==> flow/design.v <==
module cordicp(
  x,
  clk,
  rst,
  en,
  lookup,
  y,
  valid);
input [31:0] x;
input clk;
input en;
input rst;
input [2047:0] lookup;
wire [63:0] tab [31:0];
output reg [63:0] y;
output reg valid;
reg [63:0] x_reg;
reg [4:0] counter;
reg [1:0] state;
  parameter E_IDLE  = 2'd0;
  parameter E_CALC  = 2'd1;
always @ (posedge clk) begin
  if (rst == 1'b1) begin
    x_reg <= {16'h00, x, 16'h00};
    y <= 64'h0000_0001_0000_0000;  
    counter <= 4'b0;
    valid <= 1'b0;
    state <= E_IDLE;
  end else begin
  case (state)
    E_IDLE: begin
      x_reg <= {16'h00, x, 16'h00};
      valid <= 1'b0;
      if (en == 1'b1) begin
        state <= E_CALC;
        y <= 64'h0000_0001_0000_0000;  
      end
    end
    E_CALC: begin
      counter <= counter+1;
      if (x_reg > tab[counter]) begin
        x_reg <= x_reg - tab[counter];
        if (counter < 5'd16)
          y <= y << (5'd16 - counter);
        else
          y <= y + (y >> (counter - 5'd15));
      end
      if (counter == 5'd31) begin
        state <= E_IDLE;
        valid <= 1'b1;
      end
    end
  endcase
  end
end
genvar i;
generate
  for (i=0; i<32; i=i+1) begin : U
    assign tab[31-i] = lookup[(i*64+63):i*64];
  end
endgenerate
endmodule
module cordicn(
  x,
  clk,
  rst,
  en,
  lookup,
  y,
  valid);
input [31:0] x;
input clk;
input en;
input rst;
input [2047:0] lookup;
wire [63:0] tab [31:0];
output reg [63:0] y;
output reg valid;
reg [63:0] x_reg;
reg [4:0] counter;
reg [1:0] state;
  parameter E_IDLE  = 2'd0;
  parameter E_CALC  = 2'd1;
always @ (posedge clk) begin
  if (rst == 1'b1) begin
    x_reg <= {16'h00, x, 16'h00};
    y <= 64'h0000_0001_0000_0000;  
    counter <= 4'b0;
    valid <= 1'b0;
    state <= E_IDLE;
  end else begin
  case (state)
    E_IDLE: begin
      x_reg <= {16'h00, x, 16'h00};
      valid <= 1'b0;
      if (en == 1'b1) begin
        state <= E_CALC;
        y <= 64'h0000_0001_0000_0000;  
      end
    end
    E_CALC: begin
      counter <= counter+1;
      if (x_reg > tab[counter]) begin
        x_reg <= x_reg - tab[counter];
        if (counter < 5'd16)
          y <= y >> (5'd16 - counter);
        else
          y <= y - (y >> (counter - 5'd14));
      end
      if (counter == 5'd31) begin
        state <= E_IDLE;
        valid <= 1'b1;
      end 
    end
  endcase
  end
end
genvar i;
generate
  for (i=0; i<32; i=i+1) begin : U
    assign tab[31-i] = lookup[(i*64+63):i*64];
  end
endgenerate
endmodule
module top
(
  clk,
  rst,
  x,
  en,
  epx,
  sinhx,
  coshx,
  valid
);
input             clk;
input             rst;
input      [31:0] x;
input             en;
output reg [31:0] epx;
       reg [31:0] enx;
output reg [31:0] sinhx;
output reg [31:0] coshx;
output reg        valid;
wire [2047:0] lookupp;
wire [2047:0] lookupn;
wire   [31:0] w_sinhx;
wire   [31:0] w_coshx;
wire   [63:0] w_epx;
wire   [63:0] w_enx;
wire          w_valid;
wire          validp;
wire          validn;
cordicp epos (
  .x      (x),
  .clk    (clk),
  .rst    (rst),
  .en     (en),
  .lookup (lookupp),
  .y      (w_epx),
  .valid  (validp)
);
cordicn eneg (
  .x      (x),
  .clk    (clk),
  .rst    (rst),
  .en     (en),
  .lookup (lookupn),
  .y      (w_enx),
  .valid  (validn)
);
always @ (posedge clk) begin
  if (rst == 1'b1) begin
    epx   <= 32'b0;
    enx   <= 32'b0;
    sinhx <= 32'b0;
    coshx <= 32'b0;
    valid <=  1'b0;
  end else begin
  if (validp == 1'b1)
    epx <= w_epx[47:16];
  if (validn == 1'b1)
    enx <= w_enx[47:16];
  sinhx <= w_sinhx;
  coshx <= w_coshx;
  valid <= w_valid;
  end
end
assign w_sinhx = (w_epx [47:16] - w_enx [47:16]) >> 1;
assign w_coshx = (w_epx [47:16] + w_enx [47:16]) >> 1;
assign w_valid = validn & validp;
assign lookupp = { 
  64'h0000_000B_1721_7F7D,    
  64'h0000_000A_65AF_6785,    
  64'h0000_0009_B43D_4F8D,    
  64'h0000_0009_02CB_3795,    
  64'h0000_0008_5159_1F9D,    
  64'h0000_0007_9FE7_07A6,    
  64'h0000_0006_EE74_EFAE,    
  64'h0000_0006_3D02_D7B6,    
  64'h0000_0005_8B90_BFBE,    
  64'h0000_0004_DA1E_A7C6,    
  64'h0000_0004_28AC_8FCE,    
  64'h0000_0003_773A_77D7,    
  64'h0000_0002_C5C8_5FDF,   
  64'h0000_0002_1456_47E7,   
  64'h0000_0001_62E4_2FEF,   
  64'h0000_0000_B172_17F7,   
  64'h0000_0000_67CC_8FB2,   
  64'h0000_0000_391F_EF8F,   
  64'h0000_0000_1E27_076E,  
  64'h0000_0000_0F85_1860, 
  64'h0000_0000_07E0_A6C3, 
  64'h0000_0000_03F8_1516, 
  64'h0000_0000_01FE_02A6, 
  64'h0000_0000_00FF_8055, 
  64'h0000_0000_007F_E00A,
  64'h0000_0000_003F_F801,
  64'h0000_0000_001F_FE00,
  64'h0000_0000_000F_FF80,
  64'h0000_0000_0007_FFE0,
  64'h0000_0000_0003_FFF8,
  64'h0000_0000_0001_FFFE,
  64'h0000_0000_0000_FFFF
  };
assign lookupn = {
    64'h0000_000B_1721_7F7D,      
    64'h0000_000A_65AF_6785,      
    64'h0000_0009_B43D_4F8D,      
    64'h0000_0009_02CB_3795,      
    64'h0000_0008_5159_1F9D,      
    64'h0000_0007_9FE7_07A6,      
    64'h0000_0006_EE74_EFAE,      
    64'h0000_0006_3D02_D7B6,      
    64'h0000_0005_8B90_BFBE,      
    64'h0000_0004_DA1E_A7C6,      
    64'h0000_0004_28AC_8FCE,      
    64'h0000_0003_773A_77D7,      
    64'h0000_0002_C5C8_5FDF,     
    64'h0000_0002_1456_47E7,     
    64'h0000_0001_62E4_2FEF,     
    64'h0000_0000_B172_17F7, 
    64'h0000_0000_49A5_8844, 
    64'h0000_0000_222F_1D04, 
    64'h0000_0000_1085_98B5, 
    64'h0000_0000_0820_AEC4, 
    64'h0000_0000_0408_1596,
    64'h0000_0000_0202_02AE,
    64'h0000_0000_0100_8055,
    64'h0000_0000_0080_200A,
    64'h0000_0000_0040_0801,
    64'h0000_0000_0020_0200,
    64'h0000_0000_0010_0080,
    64'h0000_0000_0008_0020,
    64'h0000_0000_0004_0008,
    64'h0000_0000_0002_0002,
    64'h0000_0000_0001_0000,
    64'h0000_0000_0000_8000
    };
endmodule
# From RTL to reports: top
# Tool output for the design above before and after an edit, in the order of the flow.
# "orig" refers to lines of the RTL above, "edited" to lines of the edited file.
# "delta": "edited" minus "orig" as printed here. "change_rel_pct": 100 x difference / "orig".
# Cell names lack the library's common part.
# Not given: n/a
# inputs
top	top
clk_port	clk
library	sky130hd
lib_corner	tt_025C_1v80

# Edit of the RTL
# Unified diff, file above to edited file.
# This change comes from a script, not from a designer. The edited design behaves differently; no optimisation was intended.
# begin of diff
@@ -176,5 +176,4 @@
     sinhx <= 32'b0;
     coshx <= 32'b0;
-    valid <=  1'b0;
   end else begin
   if (validp == 1'b1)
@@ -184,7 +183,7 @@
   sinhx <= w_sinhx;
   coshx <= w_coshx;
-  valid <= w_valid;
   end
 end
+always @(*) valid = w_valid;
 assign w_sinhx = (w_epx [47:16] - w_enx [47:16]) >> 1;
 assign w_coshx = (w_epx [47:16] + w_enx [47:16]) >> 1;
# end of diff

# Word level
# Source: Yosys, flattened and elaborated, memories not mapped. Widths are those after wreduce. Registers that Yosys merges into a memory's read port (data or address) are not register bits. Print and check cells do not count. Equal cells are merged and count once.
# bits
element	orig	edited	delta	change_rel_pct
register_bits	367	366	-1	-0.27
in_bits	35	35	0	0.00
output_inout_bits	97	97	0	0.00
# op_classes
element	orig	edited	delta	change_rel_pct
n_addsub	12	12	0	0.00
cmp	4	4	0	0.00
n_eq	72	72	0	0.00
n_shift	4	4	0	0.00
mux	34	34	0	0.00
logic	1	1	0	0.00
n_reduce_logical	18	18	0	0.00
# Operator kinds equal on both sides are left out: 35.

# Longest topological paths
# Depth = most cells in a row (Yosys ltp): at word level without a register or memory, in the mapped netlist without a sequential cell, where the memories' decode and read muxes count.
# logic_depth
element	orig	edited	delta	change_rel_pct
word_depth	12	12	0	0.00
abc_area	0	0	n/a	n/a
depth_mapped	35	32	-3	-8.57
depth_no_buf	26	25	-1	-3.85

# Netlist
# Source: synth_stat.txt of the flow (Yosys; design flattened, memories mapped). It holds for the ABC_AREA given above (unset counts as 0); a run with the other value may have another netlist.
# types
cell	orig	edited	delta	change_rel_pct
a22oi_1	25	102	77	308.00
mux2i_1	409	336	-73	-17.85
o21ai_0	471	429	-42	-8.92
mux4_2	37	76	39	105.41
nand2b_1	82	47	-35	-42.68
a21o_1	149	118	-31	-20.81
o21ai_1	32	2	-30	-93.75
nand2_1	533	554	21	3.94
inv_1	159	138	-21	-13.21
a22oi_2	0	17	17	n/a
clkbuf_1	312	328	16	5.13
a211oi_1	90	76	-14	-15.56
or2_2	18	31	13	72.22
xor2_1	118	106	-12	-10.17
xnor2_1	162	173	11	6.79
buf_2	28	17	-11	-39.29
mux2_2	18	29	11	61.11
o21bai_1	52	61	9	17.31
# Cell types equal on both sides are left out: 15.
# Not every row of either side is listed.
# mapped
element	orig	edited	delta	change_rel_pct
cell_count	5545	5567	22	0.40
mapped_area_mm2	0.0404488	0.041401	0.0009522	2.35
ff_cells	367	366	-1	-0.27
buffers	391	394	3	0.77
# By module: a second synthesis without flattening, with its own total; a netlist apart from the flattened one above.
# hier_totals
element	orig	edited	delta	change_rel_pct
hier_cells	9032	8967	-65	-0.72
area_unflattened_mm2	0.0649973	0.0646007	-0.0003966	-0.61
# Each row is one instance without its submodules.
# by_module_orig
mod	instances	n_cells	mod_area_mm2	mod_seq_area_mm2
cordicp	1	4439	0.030802	0.0030429
cordicn	1	3793	0.0277479	0.0030429
top	1	800	0.0064474	0.0019018
# by_module_edited
mod	instances	n_cells	mod_area_mm2	mod_seq_area_mm2
cordicp	1	4439	0.030802	0.0030429
cordicn	1	3793	0.0277479	0.0030429
top	1	735	0.0060508	0.0018818

# Timing after synthesis
# OpenSTA on the mapped netlist: ideal clock, no wires. The path of least setup slack (recovery checks aside). Input and output delay are each 20% of the period. Register names are those of the netlist, which keeps one name where synthesis merged equal registers.
# synth_path
element	orig	edited	delta	change_rel_pct
kind	register to register	register to register	n/a	n/a
start	register eneg.counter[0]	register eneg.counter[0]	n/a	n/a
end	register eneg.y[56]	register eneg.x_reg[16]	n/a	n/a
period_ps	8000	8000	0	0.00
setup_time_ps	122	406	284	n/a
arrival_ps	7735	7201	-534	-6.90
required_time_ps	7878	7594	-284	-3.60
path_slack_ps	143	394	251	n/a
delay_ps	7857	7607	-250	-3.18
stages	32	32	0	0.00
n_path_buf	11	7	-4	-36.36
synth_period_reached_ps	7857	7606	-251	-3.19
# "delay_ps" is the arrival time less input delay plus setup time.
# "stages": output pins that drive a net of the path, with the launching flip-flop's if there is one; two outputs of one cell count as two.
# "synth_period_reached_ps" = period - worst setup slack (recovery checks aside). The figure is calculated, with input and output delays left at 20% of the set period.
# The rows between start and end are the longest chain of elaborated cells between them; the timing report does not say that the signal goes this way. Where chains are equally long, one stands for them.
# A line is the first line of the expression or statement that the cell stems from. Yosys adds cells for indexed reads and writes and turns some case tables into memories.
# At most two assigning lines are given for a register; there are more.
# synth_via_orig
cell_sequence	dfxtp_1 -> inv_1 -> buf_2 -> clkbuf_1 -> buf_2 -> buf_1 -> ha_1 -> buf_2 -> buf_1 -> and2_1 -> ha_1 -> clkbuf_1 -> a21oi_2 -> mux2i_1 -> buf_2 -> buf_2 -> clkbuf_1 -> a21oi_1 -> mux4_2 -> ha_1 -> clkbuf_1 -> nand2_1 -> nor3_1 -> and3b_1 -> a31oi_1 -> and4b_1 -> nor3_1 -> a22oi_1 -> a21boi_0 -> nor2_1 -> xnor2_1 -> a221o_1
elab_chain_cells	7
cells_between	47
classes_between	3 x add/sub; 2 x compare; 32 x eq/ne; 2 x shift; 6 x mux; 2 x reduce/logical
# synth_lines_orig
element	line	source
from (decl)	80	reg [4:0] counter;
from (assign)	88	counter <= 4'b0;
from (assign)	102	counter <= counter+1;
5-bit == test	103	if (x_reg > tab[counter]) begin
64-bit case mux with 32-bit select	103
64-bit two-way mux	92	case (state)
64-bit two-way mux	85	if (rst == 1'b1) begin
64-bit greater-than comparator	103
64-bit two-way mux	103
64-bit case mux with 2-bit select	92
to (assign)	106	y <= y >> (5'd16 - counter);
to (assign)	108	y <= y - (y >> (counter - 5'd14));
to (decl)	77	output reg [63:0] y;
# edited: Only ways into the end's enable, where the timed path ends, are counted here.
# synth_via_edited
cell_sequence	dfxtp_1 -> clkbuf_1 -> inv_2 -> buf_1 -> clkbuf_1 -> buf_1 -> ha_1 -> or2_2 -> nor2_1 -> o21ai_0 -> a21oi_1 -> o21ai_0 -> a311o_1 -> a311oi_1 -> and2_1 -> clkbuf_1 -> nor2_1 -> o2111ai_1 -> ha_1 -> inv_1 -> fa_1 -> a211oi_1 -> o211ai_1 -> a31oi_1 -> nor3_1 -> o31ai_1 -> o211a_1 -> or2_2 -> nor2b_1 -> clkbuf_1 -> clkbuf_1 -> inv_1
elab_chain_cells	7
cells_between	38
classes_between	1 x compare; 32 x eq/ne; 3 x mux; 2 x reduce/logical
# synth_lines_edited
element	line	source
from (decl)	80	reg [4:0] counter;
from (assign)	88	counter <= 4'b0;
from (assign)	102	counter <= counter+1;
5-bit == test	103	if (x_reg > tab[counter]) begin
64-bit case mux with 32-bit select	103
64-bit two-way mux	92	case (state)
64-bit two-way mux	85	if (rst == 1'b1) begin
64-bit greater-than comparator	103
3-bit by 2-bit != test with 1-bit output	n/a
2-bit AND reduction	n/a
to (assign)	94	x_reg <= {16'h00, x, 16'h00};
to (assign)	104	x_reg <= x_reg - tab[counter];
to (decl)	79	reg [63:0] x_reg;

# Worst path after layout
# From the final timing report of the runs of set A: the path of least setup slack in the routed layout; clock arrival at registers is part of the times.
# The path's times are printed in steps of 10 ps; the period is the one set.
# layout_path
element	orig	edited	delta	change_rel_pct
kind	register to register	register to register	n/a	n/a
start	register eneg.counter[3]	register eneg.counter[1]	n/a	n/a
end	register eneg.y[63]	register eneg.y[60]	n/a	n/a
period_ps	8000	8000	0	0.00
setup_time_ps	110	120	10	n/a
arrival_ps	7960	8120	160	2.01
required_time_ps	8510	8530	20	0.24
path_slack_ps	550	410	-140	n/a
stages	24	30	6	25.00
n_path_buf	1	4	3	300.00
# The rows between start and end are the longest chain of elaborated cells between them; the timing report does not say that the signal goes this way. Where chains are equally long, one stands for them.
# At most two assigning lines are given for a register; there are more.
# layout_via_orig
cell_sequence	dfxtp_1 -> nor2_1 -> and2_1 -> ha_1 -> a21oi_4 -> mux2i_4 -> buf_12 -> mux2i_1 -> mux2i_1 -> mux2i_1 -> mux2i_1 -> mux2i_1 -> ha_1 -> a21o_1 -> a21o_1 -> a21oi_1 -> o31ai_1 -> a211oi_1 -> nand3_1 -> a21o_1 -> a2111oi_0 -> a211oi_1 -> a31o_2 -> a32o_1
elab_chain_cells	7
cells_between	47
classes_between	3 x add/sub; 2 x compare; 32 x eq/ne; 2 x shift; 6 x mux; 2 x reduce/logical
# layout_lines_orig
element	line	source
from (decl)	80	reg [4:0] counter;
from (assign)	88	counter <= 4'b0;
from (assign)	102	counter <= counter+1;
5-bit == test	103	if (x_reg > tab[counter]) begin
64-bit case mux with 32-bit select	103
64-bit two-way mux	92	case (state)
64-bit two-way mux	85	if (rst == 1'b1) begin
64-bit greater-than comparator	103
64-bit two-way mux	103
64-bit case mux with 2-bit select	92
to (assign)	106	y <= y >> (5'd16 - counter);
to (assign)	108	y <= y - (y >> (counter - 5'd14));
to (decl)	77	output reg [63:0] y;
# layout_via_edited
cell_sequence	dfxtp_1 -> inv_1 -> ha_1 -> inv_1 -> nor3_1 -> ha_1 -> buf_4 -> a21oi_2 -> buf_4 -> mux2_2 -> nor2_1 -> buf_4 -> a22oi_1 -> a21oi_1 -> a21oi_1 -> mux2_2 -> ha_1 -> inv_1 -> fa_1 -> a21o_1 -> a311o_1 -> a2bb2oi_1 -> a211oi_1 -> nor4_1 -> o31ai_1 -> buf_4 -> a21oi_1 -> o31ai_1 -> xnor2_1 -> o21ai_0
elab_chain_cells	7
cells_between	47
classes_between	3 x add/sub; 2 x compare; 32 x eq/ne; 2 x shift; 6 x mux; 2 x reduce/logical
# layout_lines_edited
element	line	source
from (decl)	80	reg [4:0] counter;
from (assign)	88	counter <= 4'b0;
from (assign)	102	counter <= counter+1;
5-bit == test	103	if (x_reg > tab[counter]) begin
64-bit case mux with 32-bit select	103
64-bit two-way mux	92	case (state)
64-bit two-way mux	85	if (rst == 1'b1) begin
64-bit greater-than comparator	103
64-bit two-way mux	103
64-bit case mux with 2-bit select	92
to (assign)	106	y <= y >> (5'd16 - counter);
to (assign)	108	y <= y - (y >> (counter - 5'd14));
to (decl)	77	output reg [63:0] y;

# Flow runs
# Both versions went through the flow (Yosys, OpenROAD) with the same settings in each pair. Constraints: input delay and output delay 20% of the set period each, output load 0.01 pF.
# flow_settings_set_A
CORE_UTILIZATION	40
PLACE_DENSITY	0.6
period_ns	8.0
CAP_MARGIN	20
CORE_MARGIN	2
SLEW_MARGIN	20
# measured_set_A
element	orig	edited	delta	change_rel_pct
synthesis_area_mm2	0.0404488	0.041401	0.0009522	2.35
die_mm2	0.103681	0.10609	0.002409	2.32
utilization_pct	44.3	44.4	0.1	n/a
worstSetupSlack_ps	548	405	-143	n/a
final_setup_tns_ps	0	0	0	n/a
holdWs_ps	460	450	-10	n/a
power.total_w	0.009941	0.010195	0.000254	2.56
period_reached_ps	7452	7595	143	1.92
# flow_settings_set_B
CELL_PAD_IN_SITES_GLOBAL_PLACEMENT	1
CORE_ASPECT_RATIO	1.44
CORE_UTILIZATION	36
CTS_CLUSTER_SIZE	76
MAX_ROUTING_LAYER	met5
PLACE_DENSITY	0.84
SLEW_MARGIN	0
period_ns	4.3
CAP_MARGIN	20
CORE_MARGIN	2
# measured_set_B
element	orig	edited	delta	change_rel_pct
synthesis_area_mm2	0.0404488	0.041401	0.0009522	2.35
die_mm2	0.115099	0.117777	0.002678	2.33
utilization_pct	57.6	57.4	-0.2	n/a
worstSetupSlack_ps	-1614	-1450	164	n/a
final_setup_tns_ps	-345680	-256870	88810	n/a
holdWs_ps	465	473	8	n/a
power.total_w	0.025793	0.02644	0.000647	2.51
period_reached_ps	5914	5750	-164	-2.77
# "period_reached_ps" means the clock period less the worst setup slack. The figure is calculated, with input and output delays left at 20% of the set period.
# "power.total_w": no workload was simulated; the value follows from the tool's default switching activity.
